==> flow/design.v <==
`timescale 1ns / 1ps
module pid_controller(
    input  logic        clk,
    input  logic        rst_n,
    input  logic [15:0] setpoint,
    input  logic [15:0] feedback,
    input  logic [15:0] Kp,
    input  logic [15:0] Ki,
    input  logic [15:0] Kd,
    input  logic [15:0] clk_prescaler,
    output logic [15:0] control_signal
);
    logic signed [16:0]  error_s;         
    logic signed [16:0]  prev_error_s;
    logic signed [31:0]  integral_s;      
    logic signed [31:0]  derivative_s;
    logic [15:0] clk_divider;
    logic        sampling_flag;
    logic signed [31:0] kp_mul, ki_mul;
    logic signed [31:0] kd_mul;
    logic signed [31:0] control_calc;
    always_ff @(posedge clk or negedge rst_n) begin
        if (!rst_n) begin
            clk_divider    <= 16'h0000;
            sampling_flag  <= 1'b0;
        end else if (clk_divider == clk_prescaler) begin
            clk_divider    <= 16'h0000;
            sampling_flag  <= 1'b1;
        end else begin
            clk_divider    <= clk_divider + 16'd1;
            sampling_flag  <= 1'b0;
        end
    end
    always_comb begin
        error_s = $signed({1'b0, setpoint}) - $signed({1'b0, feedback});
        kp_mul = $signed({1'b0, Kp}) * error_s;
        ki_mul = $signed({1'b0, Ki}) * error_s;
        kd_mul = $signed({1'b0, Kd}) * (error_s - prev_error_s);
        control_calc = kp_mul + integral_s + kd_mul;
    end
    always_ff @(posedge clk or negedge rst_n) begin
        if (!rst_n) begin
            prev_error_s   <= '0;
            integral_s     <= '0;
            derivative_s   <= '0;
            control_signal <= 16'h0000;
        end else if (sampling_flag) begin
            integral_s   <= integral_s + ki_mul;
            derivative_s <= kd_mul;
            control_signal <= control_calc[15:0];
            prev_error_s <= error_s;
        end
    end
endmodule
`timescale 1ns/1ps
module top (
  input  logic        clk,
  input  logic        rst_n,
  input  logic [15:0] setpoint,
  input  logic [15:0] feedback,
  input  logic [15:0] Kp,
  input  logic [15:0] Ki,
  input  logic [15:0] Kd,
  input  logic [15:0] clk_prescaler,
  output logic [15:0] control_signal
);
  pid_controller u_dut (
    .clk(clk),
    .rst_n(rst_n),
    .setpoint(setpoint),
    .feedback(feedback),
    .Kp(Kp),
    .Ki(Ki),
    .Kd(Kd),
    .clk_prescaler(clk_prescaler),
    .control_signal(control_signal)
  );
endmodule
Subject: tool reports on top

Hi,

* Reports on top
Each step is given for the RTL above and for the edited RTL.
"original" refers to lines of the RTL above, "edited" to lines of the edited file.
"change" is "edited" less "original", of the values as shown; "relative change" is that difference over "original", in percent.
Operators carry their Yosys type and port widths (W data, S select, Z words).
Cell names lack the library's common part.
Not given: n/a
- Design top :: top
- Clock input :: clk
- Cell library :: sky130hd
- Timing corner :: tt_025C_1v80

* Edit of the RTL
The edit as a unified diff against the file above.
The edited RTL no longer does the same as the RTL above: the edit was made by script, with no optimisation intended.
#+begin_src diff
@@ -59,5 +59,5 @@
   input  logic [15:0] setpoint,
   input  logic [15:0] feedback,
-  input  logic [15:0] Kp,
+  input  logic [15:0] Kp_i,
   input  logic [15:0] Ki,
   input  logic [15:0] Kd,
@@ -65,4 +65,6 @@
   output logic [15:0] control_signal
 );
+  reg [15:0] Kp;
+  always @(posedge clk) Kp <= Kp_i;
   pid_controller u_dut (
     .clk(clk),
#+end_src

* Word-level counts
Yosys after proc, flatten, opt, wreduce and memory -nomap, before mapping. Enables and synchronous resets that opt folds into registers are not counted as muxes. Memory bits, and registers merged into a memory's read port (data or address), are not among the register bits. Print and check cells are not counted. Equal cells are merged and count once.
** Word-level totals
- register bits after elaboration :: original 82, edited 98, change +16, relative change +19.51%
- output and inout port bits :: original 16, edited 16, change 0, relative change 0.00%
** Cells by class
- add/sub/neg operators :: original 6, edited 6, change 0, relative change 0.00%
- multipliers :: original 3, edited 3, change 0, relative change 0.00%
- equality and inequality tests :: original 1, edited 1, change 0, relative change 0.00%
- muxes and demuxes :: original 2, edited 2, change 0, relative change 0.00%
** Operators by type and width
- $add A16 B16 Y16 :: original 2, edited 2, change 0, relative change 0.00%
- $add A16 B1 Y16 const B :: original 1, edited 1, change 0, relative change 0.00%
- $add A32 B32 Y32 :: original 1, edited 1, change 0, relative change 0.00%
- $eq A16 B16 Y1 :: original 1, edited 1, change 0, relative change 0.00%
- $mul A17 B17 Y16 :: original 1, edited 1, change 0, relative change 0.00%
- $mul A17 B17 Y32 :: original 1, edited 1, change 0, relative change 0.00%
- $mul A17 B32 Y16 :: original 1, edited 1, change 0, relative change 0.00%
- $mux W1 :: original 1, edited 1, change 0, relative change 0.00%
- $mux W16 :: original 1, edited 1, change 0, relative change 0.00%
- $sub A16 B16 Y17 :: original 1, edited 1, change 0, relative change 0.00%
- $sub A17 B17 Y18 :: original 1, edited 1, change 0, relative change 0.00%

* Longest topological paths
Yosys ltp: most cells in a row. Word level: on the elaborated netlist, between registers, memories and ports. Mapped: between sequential cells and ports; inverters and the memories' decode and read muxes count.
** Depth
- depth in word-level cells :: original 4, edited 4, change 0, relative change 0.00%
- ABC_AREA :: original 0, edited 0
- depth in mapped cells :: original 42, edited 42, change 0, relative change 0.00%
- depth with buffers taken out :: original 41, edited 40, change -1, relative change -2.44%

* Mapped cells and area
Yosys stat after the flow's synthesis: flattened, memories mapped to cells. It holds for the ABC_AREA given above (unset counts as 0); a run with the other value may have another netlist.
** Cells by type
- dfxtp_1 :: original 0, edited 16, change +16
- xnor2_1 :: original 113, edited 122, change +9, relative change +7.96%
- inv_1 :: original 411, edited 418, change +7, relative change +1.70%
- clkbuf_1 :: original 57, edited 63, change +6, relative change +10.53%
- nand3_1 :: original 9, edited 15, change +6, relative change +66.67%
- nand2b_1 :: original 23, edited 28, change +5, relative change +21.74%
- o211ai_1 :: original 0, edited 5, change +5
- o21ai_0 :: original 39, edited 43, change +4, relative change +10.26%
- nor2b_1 :: original 36, edited 32, change -4, relative change -11.11%
- xnor3_1 :: original 11, edited 7, change -4, relative change -36.36%
- o21bai_1 :: original 9, edited 5, change -4, relative change -44.44%
- a31oi_1 :: original 1, edited 5, change +4, relative change +400.00%
- o31ai_1 :: original 0, edited 4, change +4
- nand2_1 :: original 221, edited 218, change -3, relative change -1.36%
- and2_1 :: original 181, edited 178, change -3, relative change -1.66%
- nor2_1 :: original 31, edited 34, change +3, relative change +9.68%
- buf_1 :: original 5, edited 2, change -3, relative change -60.00%
- nand4_1 :: original 4, edited 7, change +3, relative change +75.00%
Not every row of either side is listed.
** Synthesis totals
- standard cells after synthesis :: original 1856, edited 1905, change +49, relative change +2.64%
- synthesis area (um^2) :: original 16932.5, edited 17342.9, change +410.4, relative change +2.42%
- mapped flip-flops :: original 65, edited 81, change +16, relative change +24.62%
By module: a second synthesis without flattening, with its own total; a netlist apart from the flattened one above.
** Unflattened totals
- cell total of the unflattened synthesis :: original 1945, edited 1964, change +19, relative change +0.98%
- area (unflattened synthesis) (um^2) :: original 17204.0, edited 17528.1, change +324.1, relative change +1.88%
Each row is one instance without its submodules.
** Modules, original
- pid_controller :: instances 1, cells 1945, area 17204.0 um^2
- top :: instances 1, cells 0, area 0.0 um^2
** Modules, edited
- pid_controller :: instances 1, cells 1948, area 17207.8 um^2
- top :: instances 1, cells 16, area 320.3 um^2

* Timing after synthesis
Path of least setup slack by OpenSTA after synthesis, without wires, with an ideal clock, recovery checks aside; 20% of the period is set as input and as output delay. Where synthesis merged equal registers, the netlist keeps one of their names.
** Timing post-synthesis
- path type :: original input-to-reg, edited input-to-reg
- from :: original input setpoint[0], edited input setpoint[0]
- to :: original register u_dut.control_signal[15], edited register u_dut.control_signal[15]
- clock period (ns) :: original 12.5, edited 12.5, change 0.0, relative change 0.00%
- external input delay (ns) :: original 2.500, edited 2.500, change 0.000, relative change 0.00%
- launch time at the first pin (ns) :: original 2.500, edited 2.500, change 0.000, relative change 0.00%
- data arrival time (ns) :: original 12.774, edited 12.435, change -0.339, relative change -2.65%
- required time (ns) :: original 12.375, edited 12.423, change +0.048, relative change +0.39%
- slack (ns) :: original -0.399, edited -0.013, change +0.386
- path delay (ns) :: original 10.399, edited 10.012, change -0.387, relative change -3.72%
- driving pins on the path :: original 40, edited 42, change +2, relative change +5.00%
- path buffers :: original 1, edited 2, change +1, relative change +100.00%
- synthesis period reached (ns) :: original 12.899, edited 12.513, change -0.386, relative change -2.99%
"path delay" = arrival - input delay + setup time.
"driving pins on the path" counts driving pins, that of a launching flip-flop among them; a cell with two outputs on the path counts twice.
"synthesis period reached" = period - worst setup slack (recovery checks aside). The figure is calculated, with input and output delays left at 20% of the set period.
The rows between start and end are the longest chain of elaborated cells between them; the timing report does not say that the signal goes this way. Where chains are equally long, one stands for them.
A line is the first line of the expression or statement that the cell stems from. Yosys adds cells for indexed reads and writes and turns some case tables into memories.
On the way, post-synthesis, original:
- Path through :: inv_1 ha_1 inv_1 fa_1 a211oi_1 o21bai_1 a21oi_1 xnor2_1 clkbuf_1 ha_1 a21o_1 a221oi_1 a21bo_2 a311oi_1 xnor2_1 and2_1 fa_1 inv_1 (+4 left out) inv_1 fa_1 fa_1 fa_1 inv_1 fa_1 xnor2_1 xnor2_1 xnor2_1 xnor2_1 xnor2_1 xnor2_1 xnor2_1 xnor3_1 xnor3_1 xnor3_1 xnor3_1 mux2_4
- Cells in the longest elaborated chain :: 4
- Elaborated cells on any way between the ends :: 6
- RTL lines with such cells :: 4
- Classes of those cells :: add/sub: 4; mul: 2
** RTL lines, path post-synthesis, original
- from (decl) :: RTL line 59 : input  logic [15:0] setpoint,
- $sub A16 B16 Y17 :: RTL line 35 : error_s = $signed({1'b0, setpoint}) - $signed({1'b0, feedback});
- $mul A17 B17 Y16 :: RTL line 36 : kp_mul = $signed({1'b0, Kp}) * error_s;
- $add A16 B16 Y16 x2 :: RTL line 39 : control_calc = kp_mul + integral_s + kd_mul;
- to (assign) :: RTL line 46 : control_signal <= 16'h0000;
- to (assign) :: RTL line 50 : control_signal <= control_calc[15:0];
- to (decl) :: RTL line 11 : output logic [15:0] control_signal
On the way, post-synthesis, edited:
- Path through :: inv_1 ha_1 inv_1 fa_1 a21o_1 a221oi_2 o21ai_1 xor2_1 clkbuf_1 ha_1 clkbuf_1 a21oi_1 a21oi_1 or3_1 o221a_2 o21ai_0 nand2_1 xnor2_1 (+6 left out) fa_1 inv_1 fa_1 fa_1 fa_1 inv_1 fa_1 xnor2_1 xnor2_1 xnor2_1 xnor2_1 xnor2_1 xnor2_1 xnor3_1 xnor3_1 xor2_1 xnor3_1 a21oi_1
- Cells in the longest elaborated chain :: 4
- Elaborated cells on any way between the ends :: 6
- RTL lines with such cells :: 4
- Classes of those cells :: add/sub: 4; mul: 2
** RTL lines, path post-synthesis, edited
- from (decl) :: RTL line 59 : input  logic [15:0] setpoint,
- $sub A16 B16 Y17 :: RTL line 35 : error_s = $signed({1'b0, setpoint}) - $signed({1'b0, feedback});
- $mul A17 B17 Y16 :: RTL line 36 : kp_mul = $signed({1'b0, Kp}) * error_s;
- $add A16 B16 Y16 x2 :: RTL line 39 : control_calc = kp_mul + integral_s + kd_mul;
- to (assign) :: RTL line 46 : control_signal <= 16'h0000;
- to (assign) :: RTL line 50 : control_signal <= control_calc[15:0];
- to (decl) :: RTL line 11 : output logic [15:0] control_signal

* Path in the finished layout
From the final timing report of the runs of pair 1: the path of least setup slack in the routed layout; clock arrival at registers is part of the times.
** Timing post-layout
- path type :: original input-to-reg, edited input-to-reg
- from :: original input feedback[0], edited input feedback[1]
- to :: original register u_dut.control_signal[15], edited register u_dut.control_signal[15]
- clock period (ns) :: original 12.5, edited 12.5, change 0.0, relative change 0.00%
- external input delay (ns) :: original 2.50, edited 2.50, change 0.00, relative change 0.00%
- launch time at the first pin (ns) :: original 2.50, edited 2.50, change 0.00, relative change 0.00%
- data arrival time (ns) :: original 12.31, edited 12.38, change +0.07, relative change +0.57%
- required time (ns) :: original 12.75, edited 12.79, change +0.04, relative change +0.31%
- slack (ns) :: original 0.45, edited 0.41, change -0.04
- driving pins on the path :: original 39, edited 39, change 0, relative change 0.00%
- path buffers :: original 2, edited 5, change +3, relative change +150.00%
The rows between start and end are the longest chain of elaborated cells between them; the timing report does not say that the signal goes this way. Where chains are equally long, one stands for them.
On the way, post-layout, original:
- Path through :: clkdlybuf4s50_1 ha_2 inv_1 fa_2 a211oi_2 o21bai_1 a21oi_2 xnor2_2 ha_1 buf_4 o21a_1 o21ai_2 a22oi_2 a31oi_2 a211o_1 xnor2_2 and2_4 fa_1 (+3 left out) fa_1 fa_1 fa_1 fa_1 fa_1 fa_2 xnor2_2 xnor2_1 xnor2_1 xnor2_1 xnor2_1 xnor2_1 xnor2_1 xnor3_1 xnor3_1 xnor3_1 xnor3_1 mux2_4
- Cells in the longest elaborated chain :: 4
- Elaborated cells on any way between the ends :: 6
- RTL lines with such cells :: 4
- Classes of those cells :: add/sub: 4; mul: 2
** RTL lines, path post-layout, original
- from (decl) :: RTL line 60 : input  logic [15:0] feedback,
- $sub A16 B16 Y17 :: RTL line 35 : error_s = $signed({1'b0, setpoint}) - $signed({1'b0, feedback});
- $mul A17 B17 Y16 :: RTL line 36 : kp_mul = $signed({1'b0, Kp}) * error_s;
- $add A16 B16 Y16 x2 :: RTL line 39 : control_calc = kp_mul + integral_s + kd_mul;
- to (assign) :: RTL line 46 : control_signal <= 16'h0000;
- to (assign) :: RTL line 50 : control_signal <= control_calc[15:0];
- to (decl) :: RTL line 11 : output logic [15:0] control_signal
On the way, post-layout, edited:
- Path through :: clkdlybuf4s50_1 inv_1 ha_1 nor2b_1 o221ai_1 buf_4 o21ai_0 xor2_1 ha_1 buf_4 a21o_1 a21o_1 a21oi_1 o21ai_0 xor2_1 buf_4 nand2_1 fa_1 (+3 left out) fa_1 inv_1 fa_1 fa_1 fa_1 fa_1 inv_1 ha_1 and2_1 o21ai_0 o31ai_2 o21ai_1 nand2b_1 a21oi_2 xnor2_1 buf_4 xnor3_1 a21oi_1
- Cells in the longest elaborated chain :: 4
- Elaborated cells on any way between the ends :: 6
- RTL lines with such cells :: 4
- Classes of those cells :: add/sub: 4; mul: 2
** RTL lines, path post-layout, edited
- from (decl) :: RTL line 60 : input  logic [15:0] feedback,
- $sub A16 B16 Y17 :: RTL line 35 : error_s = $signed({1'b0, setpoint}) - $signed({1'b0, feedback});
- $mul A17 B17 Y16 :: RTL line 36 : kp_mul = $signed({1'b0, Kp}) * error_s;
- $add A16 B16 Y16 x2 :: RTL line 39 : control_calc = kp_mul + integral_s + kd_mul;
- to (assign) :: RTL line 46 : control_signal <= 16'h0000;
- to (assign) :: RTL line 50 : control_signal <= control_calc[15:0];
- to (decl) :: RTL line 11 : output logic [15:0] control_signal

* Flow runs
Runs of the flow (Yosys, OpenROAD) on both versions; the two runs of a pair have the same settings. The constraints put input and output delay at 20% of the set period each and load the outputs with 0.01 pF.
Flow settings, pair 1:
- CORE_UTILIZATION :: 40
- period_ns :: 12.5
- CAP_MARGIN :: 20
- CORE_MARGIN :: 2
- SLEW_MARGIN :: 20
** Results, pair 1
- netlist area reported by Yosys (um^2) :: original 16932.5, edited 17342.9, change +410.4, relative change +2.42%
- area inside the die boundary (um^2) :: original 43993.0, edited 45039.5, change +1046.5, relative change +2.38%
- standard-cell area of the final layout (um^2) :: original 19608.8, edited 19947.9, change +339.1, relative change +1.73%
- post-layout utilization (%) :: original 46.9, edited 46.4, change -0.5
- setup slack of the worst path (ns) :: original 0.445, edited 0.412, change -0.033
- final setup TNS (ns) :: original 0.000, edited 0.000, change 0.000
- post-route worst hold slack (ns) :: original 0.502, edited 0.507, change +0.005
- achieved clock period (ns) :: original 12.055, edited 12.088, change +0.033, relative change +0.27%
Flow settings, pair 2:
- ABC_AREA :: 0
- CAP_MARGIN :: 30
- CORE_ASPECT_RATIO :: 2.0
- CORE_UTILIZATION :: 41
- CTS_CLUSTER_DIAMETER :: 339
- CTS_CLUSTER_SIZE :: 41
- MIN_ROUTING_LAYER :: met1
- PLACE_DENSITY :: 0.53
- SETUP_SLACK_MARGIN :: 0.77
- period_ns :: 19.9
- CORE_MARGIN :: 2
- SLEW_MARGIN :: 20
** Results, pair 2
- netlist area reported by Yosys (um^2) :: original 16932.5, edited 17342.9, change +410.4, relative change +2.42%
- area inside the die boundary (um^2) :: original 43039.0, edited 44060.9, change +1021.9, relative change +2.37%
- standard-cell area of the final layout (um^2) :: original 19100.8, edited 19459.9, change +359.1, relative change +1.88%
- post-layout utilization (%) :: original 46.7, edited 46.6, change -0.1
- setup slack of the worst path (ns) :: original 4.709, edited 5.467, change +0.758
- final setup TNS (ns) :: original 0.000, edited 0.000, change 0.000
- post-route worst hold slack (ns) :: original 0.508, edited 0.509, change +0.001
- achieved clock period (ns) :: original 15.191, edited 14.433, change -0.758, relative change -4.99%
By "achieved clock period" is meant the clock period of the run minus its worst setup slack. This is arithmetic on one report: input and output delays are still those of the set period (20% each).

Regards
